==> flow/design.v <==
module edge_detector (
    input clock,
    input resetn,
    input increment_button,
    input tunning,
    output reg increment_signal
);
reg increment_button_prev;
reg reset_delay;  
always @(posedge clock or negedge resetn) begin
    if (!resetn) begin
        increment_button_prev <= 0;
        increment_signal <= 0;
        reset_delay <= 1'b1;  
    end else begin
        if (reset_delay != 1'b0) begin
            reset_delay <= reset_delay - 1'b1;
            increment_signal <= 0;  
        end else begin
            if (!increment_button_prev && increment_button && tunning) begin
                increment_signal <= 1;  
            end else begin
                increment_signal <= 0;  
            end
        end
        increment_button_prev <= increment_button;  
    end
end
endmodule
module my_counter #
(
    parameter counter_size = 31,
    parameter counter_limit = 32'd50000000
)
(
    input clock,
    input resetn,
    input enable,
    output reg [counter_size:0] counter
);
always @ (posedge clock or negedge resetn)
begin
    if (resetn == 1'b0) begin
        counter <= 'b0;
    end
    else begin
        if (enable == 1'b1) begin
            if (counter == counter_limit) begin
                counter <= 'b0;
            end
            else begin
                counter <= counter + 1'b1;
            end    
        end
        else begin
            counter <= counter;
        end
    end
end
endmodule
module my_signal_pulse #(
	parameter signal_period_one = 32'd50000000
)
(
input clock,
input resetn,
input [31:0] counter, 
output reg signal_gen
);
always @ (posedge clock or negedge resetn)
begin
  if(resetn == 1'b0) begin
    signal_gen <= 1'b0;
   end  
   else begin
	if(counter == signal_period_one) begin
		signal_gen <= 1'b1;
	end
	else begin
		signal_gen <= 1'b0;
	end
   end 
end
endmodule
module my_decoder (
    input clock,
    input resetn,
    input [31:0] seconds_in,
    input [31:0] minutes_in,
    input [31:0] hours_in,
    output reg [47:0] segment_out  
);
function [7:0] digit_to_segment;
    input [3:0] digit;
    case (digit)
        4'd0: digit_to_segment = 8'b11000000;  
        4'd1: digit_to_segment = 8'b11111001;  
        4'd2: digit_to_segment = 8'b10100100;  
        4'd3: digit_to_segment = 8'b10110000;  
        4'd4: digit_to_segment = 8'b10011001;  
        4'd5: digit_to_segment = 8'b10010010;  
        4'd6: digit_to_segment = 8'b10000010;  
        4'd7: digit_to_segment = 8'b11111000;  
        4'd8: digit_to_segment = 8'b10000000;  
        4'd9: digit_to_segment = 8'b10010000;  
        default: digit_to_segment = 8'b11000000;  
    endcase
endfunction
always @(posedge clock or negedge resetn) begin
    if (!resetn) begin
        segment_out <= {digit_to_segment(4'd0), digit_to_segment(4'd0), digit_to_segment(4'd0),
		  digit_to_segment(4'd0), digit_to_segment(4'd0), digit_to_segment(4'd0)};  
    end else begin
        if (seconds_in < 32'd60 && minutes_in < 32'd60 && hours_in < 32'd24) begin
            segment_out[7:0]   <= digit_to_segment(seconds_in % 10);  
            segment_out[15:8]  <= digit_to_segment(seconds_in / 10);  
            segment_out[23:16] <= digit_to_segment(minutes_in % 10);  
            segment_out[31:24] <= digit_to_segment(minutes_in / 10);  
            segment_out[39:32] <= digit_to_segment(hours_in % 10);    
            segment_out[47:40] <= digit_to_segment(hours_in / 10);    
        end else begin
            segment_out <= {digit_to_segment(4'd0), digit_to_segment(4'd0), digit_to_segment(4'd0), 
				digit_to_segment(4'd0), digit_to_segment(4'd0), digit_to_segment(4'd0)}; 
        end
    end
end
endmodule
module my_top_architecture (
    input clock,
    input resetn,
    input tunning,  
    input mode_switch,  
    input increment_button,  
    output wire [47:0] segment_out
);
wire [31:0] main_counter;
wire [31:0] seconds_counter;
wire [31:0] minutes_counter;
wire [31:0] hours_counter;
wire enable_seconds_counter;
wire enable_minutes_counter;
wire enable_hours_counter;
wire increment_signal;  
edge_detector edge_detector_inst (
    .clock(clock),
    .resetn(resetn),
    .increment_button(increment_button),
    .tunning(tunning),
    .increment_signal(increment_signal)
);
my_counter #(
    .counter_size(31),
    .counter_limit(32'd999)  
) main_counter_inst (
    .clock(clock),
    .resetn(resetn),
    .enable(1'b1),  
    .counter(main_counter)
);
my_signal_pulse #(
    .signal_period_one(32'd999)  
) my_signal_pulse_inst (
    .clock(clock),
    .resetn(resetn),
    .counter(main_counter),
    .signal_gen(enable_seconds_counter)  
);
my_counter #(
    .counter_size(31),
    .counter_limit(32'd59)  
) seconds_counter_inst (
    .clock(clock),
    .resetn(resetn),
    .enable(enable_seconds_counter && !tunning),  
    .counter(seconds_counter)
);
assign enable_minutes_counter = (enable_seconds_counter && (seconds_counter == 32'd59) && !tunning);
my_counter #(
    .counter_size(31),
    .counter_limit(32'd59)
) minutes_counter_inst (
    .clock(clock),
    .resetn(resetn),
    .enable(enable_minutes_counter || (increment_signal && mode_switch)),  
    .counter(minutes_counter)
);
assign enable_hours_counter = (enable_minutes_counter && (minutes_counter == 32'd59) && !tunning);
my_counter #(
    .counter_size(31),
    .counter_limit(32'd23)  
) hours_counter_inst (
    .clock(clock),
    .resetn(resetn),
    .enable(enable_hours_counter || (increment_signal && !mode_switch)),  
    .counter(hours_counter)
);
my_decoder my_decoder_inst (
    .clock(clock),
    .resetn(resetn),
    .seconds_in(seconds_counter),
    .minutes_in(minutes_counter),
    .hours_in(hours_counter),
    .segment_out(segment_out)
);
endmodule
# Step by step through the tools: my_top_architecture
# Tool output for the design above, in the order of the flow.
# Lines are those of the file above, counted from 1.
# Library cell names are shortened.
# Not given: --
# inputs
top	my_top_architecture
clk_port	clock
cell_library	sky130hd
lib_corner	tt_025C_1v80

# Word level
# Yosys after proc, flatten, opt, wreduce and memory -nomap, before mapping. Enables and synchronous resets that opt folds into registers are not counted as muxes. Memory bits, and registers merged into a memory's read port (data or address), are not among the register bits. Print and check cells are not counted. Equal cells are merged and count once.
# Memory sizes are those after Yosys's memory passes, which may raise the word count (mostly to a power of two), join words into wider ones and drop unused or constant bits.
# bits
reg_bits	180
latchBits	0
ram_bits	0
romBits	672
clocked_rd_ports_x_width	0
memories	6
in_bits	5
output_inout_bits	48
word_cells	63
# memory_table
memory	words	width	rd	wr	line	text
(no name shown)	16	7	1	0	95	case (digit)
(no name shown)	16	7	1	0	95
(no name shown)	16	7	1	0	95
(no name shown)	16	7	1	0	95
(no name shown)	16	7	1	0	95
(no name shown)	16	7	1	0	95
# classes
add_sub_neg	5
n_mul	0
n_div	6
cmp	3
n_eq	4
shifts	0
n_mux	14
logic	0
reduce_and_logical	16
# ops
cell	n
divider 32 x 4 -> 32 bit with constant B	3
remainder unit 32 x 4 -> 32 bit with constant B	3
adder 32 x 1 -> 32 bit with constant B	4
2-to-1 mux 32 bit	4
< comparator 32 x 6 -> 1 bit with constant B	2
equality test 32 x 6 -> 1 bit with constant B	2
2-to-1 mux 8 bit	6
equality test 32 x 10 -> 1 bit with constant B	1
< comparator 32 x 5 -> 1 bit with constant B	1
equality test 32 x 5 -> 1 bit with constant B	1
logical AND 1 bit	11
2-to-1 mux 1 bit	4
zero test 1 bit	3
logical OR 1 bit	2
subtractor 1 bit with constant B	1

# Longest topological paths
# Longest topological path by Yosys (ltp), each cell counted once; first at word level (registers and memories cut), then after technology mapping (sequential cells cut; the memories' decode and read muxes count).
# logic_depth
ltp_word	6
abc_area	1
ltp_mapped	141
mapped_depth_nobuf	141

# Synthesis result
# Source: synth_stat.txt of the flow (Yosys; design flattened, memories mapped). It holds for the ABC_AREA given above (unset counts as 0); a run with the other value may have another netlist.
# synth_totals
cells	2582
synth_area_um2	17028.8
seqArea_um2	4362.9
ff_cells	174
buffers	30
# by_type
cell	n	type_area_um2
dfrtp_1	167	4.18E+03
nand2_1	624	2.34E+03
nand3_1	363	1.82E+03
nand2_2	231	1.45E+03
inv_1	324	1.22E+03
nand3_2	70	700.672
nand2_4	57	641.866
nor2_1	148	555.533
xor2_1	61	534.262
ha_1	40	500.48
inv_2	92	345.331
a21oi_1	65	325.312
nor3_1	57	285.274
nand4_1	41	256.496
nor4_1	32	200.192
o21ai_0	39	195.187
dfstp_2	7	183.926
o21ai_1	23	115.11
# Other cell types: 48; their cells: 141.

# Worst setup path after synthesis
# Source: OpenSTA report_checks on the synthesized netlist (no wires, ideal clock, input and output delay 20% of the period each), path of least setup slack; recovery checks are left aside. Register names are those of the netlist, which keeps one name where synthesis merged equal registers.
# synth_path
path_kind	flip-flop to flip-flop
from	reg minutes_counter_inst.counter[31]
to	reg my_decoder_inst.segment_out[20]
tclk_ns	15.0
setup_time_ns	0.119
launch_ns	0.000
arrival_time_ns	9.819
t_required_ns	14.881
setup_slack_ns	5.062
delay_ns	9.938
driving_pins	134
path_buffers	2
synth_period_reached_ns	9.938
# "delay_ns" = arrival - input delay + setup time.
# "driving_pins": output pins that drive a net of the path, with the launching flip-flop's if there is one; two outputs of one cell count as two.
# "synth_period_reached_ns" is the clock period less the worst setup slack; recovery checks do not enter. This is arithmetic on one report: input and output delays are still those of the set period (20% each).
# A register here has more assigning lines than the two given.
# synth_between
path_cell_list	dfrtp_1 -> buf_6 -> a21oi_1 -> o21bai_1 -> nand2_2 -> nand2_2 -> nand2_2 -> nand3_2 -> nand2_2 -> nand2_2 -> nand2_2 -> nand2_2 -> nand2_4 -> nand2_2 -> nand2_2 -> nand3_2 -> nand2_2 -> nand2_1 -> (+98 left out) -> buf_6 -> nand2_2 -> nand2_2 -> nand2_4 -> nand2_4 -> nand2_4 -> nand3_1 -> nand2_2 -> inv_2 -> nand2_4 -> nand2_1 -> nand2_1 -> inv_1 -> ha_1 -> inv_1 -> nor2_1 -> a21oi_1 -> nor2_1
cone_cells	6
lines_between	3
cone_classes	1 x div; 1 x compare; 1 x mux; 2 x reduce/logical; 1 x memory
# synth_rtl
element	line	text
start, declared	39	output reg [counter_size:0] counter
start, assigned	52	counter <= counter + 1'b1;
start, assigned	56	counter <= counter;
end, assigned	111	segment_out <= {digit_to_segment(4'd0), digit_to_segment(4'd0), digit_to_segment(4'd0),
end, assigned	117	segment_out[23:16] <= digit_to_segment(minutes_in % 10);
end, declared	91	output reg [47:0] segment_out
# No chain of elaborated cells between the ends is given.

# Path in the finished layout
# From the final timing report of run 3: the path of least setup slack in the routed layout; clock arrival at registers is part of the times.
# layout_path
path_kind	flip-flop to flip-flop
from	reg seconds_counter_inst.counter[30]
to	reg my_decoder_inst.segment_out[4]
tclk_ns	10.7
setup_time_ns	0.11
launch_ns	0.50
arrival_time_ns	11.52
t_required_ns	11.09
setup_slack_ns	-0.43
driving_pins	127
path_buffers	0
# A register here has more assigning lines than the two given.
# layout_between
path_cell_list	dfrtp_1 -> inv_2 -> a21oi_2 -> nand2_2 -> nand2_2 -> nand2_4 -> nand2_2 -> nand2_2 -> nand2_4 -> nand2_4 -> nand2_4 -> nand3_4 -> nand2_4 -> nand2_4 -> nand2_4 -> nand3_4 -> nand2_4 -> nand2_4 -> (+91 left out) -> nand2_2 -> nand2_2 -> inv_2 -> nand2_4 -> nand2_4 -> nand2_4 -> nand3_2 -> nand2_2 -> inv_2 -> nand2_4 -> nand2_4 -> nand2_4 -> inv_4 -> ha_4 -> inv_2 -> nor2_1 -> a21oi_1 -> nor2_1
cone_cells	6
lines_between	3
cone_classes	1 x div; 1 x compare; 1 x mux; 2 x reduce/logical; 1 x memory
# layout_rtl
element	line	text
start, declared	39	output reg [counter_size:0] counter
start, assigned	52	counter <= counter + 1'b1;
start, assigned	56	counter <= counter;
end, assigned	111	segment_out <= {digit_to_segment(4'd0), digit_to_segment(4'd0), digit_to_segment(4'd0),
end, assigned	115	segment_out[7:0]   <= digit_to_segment(seconds_in % 10);
end, declared	91	output reg [47:0] segment_out
# No chain of elaborated cells between the ends is given.

# Flow runs of my_top_architecture

Record of 3 stored runs of the RTL-to-layout flow on my_top_architecture, platform sky130hd. The runs are unordered. Constraints: input delay and output delay 20% of the set period each, output load 0.01 pF.
"achievedPeriod_ns" means the clock period less the worst setup slack. The figure is calculated, with input and output delays left at 20% of the set period.
"worstPathTime_ns" = time allowed to the worst setup path (clock period - input delay - output delay, where it has them) - its slack; a late launch clock adds to it, a late capture clock takes from it.

Run 1, flow files:
==> flow/run.sh <==
#!/bin/bash
# the make line also repeats the synthesis and layout settings of config.mk as NAME=value (left out here)
make -C /OpenROAD-flow-scripts/flow DESIGN_CONFIG=/design/flow/config.mk WORK_HOME=/design/flow/orfs CLKGATE_MAP_FILE= finish
==> flow/config.mk <==
export PLATFORM = sky130hd
export DESIGN_NAME = my_top_architecture
export DESIGN_NICKNAME = my_top_architecture
export VERILOG_FILES = /design/flow/design.v
export SDC_FILE = /design/flow/constraint.sdc
export NUM_CORES = 4
export LEC_CHECK = 0
export ABC_AREA = 0
export CAP_MARGIN = 25
export CELL_PAD_IN_SITES_GLOBAL_PLACEMENT = 1
export CORE_ASPECT_RATIO = 1.37
export CORE_MARGIN = 2
export CORE_UTILIZATION = 69
export CTS_CLUSTER_SIZE = 100
export GPL_ROUTABILITY_DRIVEN = 0
export GPL_TIMING_DRIVEN = 1
export MAX_ROUTING_LAYER = met4
export MIN_ROUTING_LAYER = met2
export PLACE_DENSITY = 0.71
export SETUP_SLACK_MARGIN = 1.42
export SLEW_MARGIN = 20
==> flow/constraint.sdc <==
create_clock -name core_clock -period 14.8 [get_ports {clock}]
set_input_delay 2.9600 -clock core_clock [delete_from_list [all_inputs] [get_ports {clock}]]
set_output_delay 2.9600 -clock core_clock [all_outputs]
set_load 0.01 [all_outputs]

Run 1: did not finish, placement stopped with GPL-0301

Run 2, flow files:
==> flow/run.sh <==
#!/bin/bash
# the make line also repeats the synthesis and layout settings of config.mk as NAME=value (left out here)
make -C /OpenROAD-flow-scripts/flow DESIGN_CONFIG=/design/flow/config.mk WORK_HOME=/design/flow/orfs CLKGATE_MAP_FILE= finish
==> flow/config.mk <==
export PLATFORM = sky130hd
export DESIGN_NAME = my_top_architecture
export DESIGN_NICKNAME = my_top_architecture
export VERILOG_FILES = /design/flow/design.v
export SDC_FILE = /design/flow/constraint.sdc
export NUM_CORES = 4
export LEC_CHECK = 0
export ABC_AREA = 1
export CAP_MARGIN = 30
export CELL_PAD_IN_SITES_DETAIL_PLACEMENT = 2
export CELL_PAD_IN_SITES_GLOBAL_PLACEMENT = 0
export CORE_ASPECT_RATIO = 0.67
export CORE_MARGIN = 7
export CORE_UTILIZATION = 50
export GPL_ROUTABILITY_DRIVEN = 1
export MAX_ROUTING_LAYER = met4
export SLEW_MARGIN = 20
==> flow/constraint.sdc <==
create_clock -name core_clock -period 8.54 [get_ports {clock}]
set_input_delay 1.7080 -clock core_clock [delete_from_list [all_inputs] [get_ports {clock}]]
set_output_delay 1.7080 -clock core_clock [all_outputs]
set_load 0.01 [all_outputs]

Run 2: did not finish, placement stopped with DPL-0033

Run 3, flow files:
==> flow/run.sh <==
#!/bin/bash
# the make line also repeats the synthesis and layout settings of config.mk as NAME=value (left out here)
make -C /OpenROAD-flow-scripts/flow DESIGN_CONFIG=/design/flow/config.mk WORK_HOME=/design/flow/orfs CLKGATE_MAP_FILE= finish
==> flow/config.mk <==
export PLATFORM = sky130hd
export DESIGN_NAME = my_top_architecture
export DESIGN_NICKNAME = my_top_architecture
export VERILOG_FILES = /design/flow/design.v
export SDC_FILE = /design/flow/constraint.sdc
export NUM_CORES = 4
export LEC_CHECK = 0
export ABC_AREA = 1
export CAP_MARGIN = 20
export CORE_MARGIN = 6
export CORE_UTILIZATION = 34
export GPL_ROUTABILITY_DRIVEN = 1
export MAX_ROUTING_LAYER = met5
export MIN_ROUTING_LAYER = met2
export PLACE_DENSITY_LB_ADDON = 0.05
export SETUP_SLACK_MARGIN = 0.49
export SLEW_MARGIN = 5
==> flow/constraint.sdc <==
create_clock -name core_clock -period 10.7 [get_ports {clock}]
set_input_delay 2.1400 -clock core_clock [delete_from_list [all_inputs] [get_ports {clock}]]
set_output_delay 2.1400 -clock core_clock [all_outputs]
set_load 0.01 [all_outputs]

==> results of run 3, as CSV <==
result,value
synth_chip_area_um2,17028.8
die_um2,55599.3
finalCellArea_um2,24377.1
finalUtil_pct,49.6
final_setup_ws_ns,-0.428
timing.setup.tns_ns,-10.563
achievedPeriod_ns,11.128
worstPathTime_ns,11.13
path_kind,"flip-flop to flip-flop"
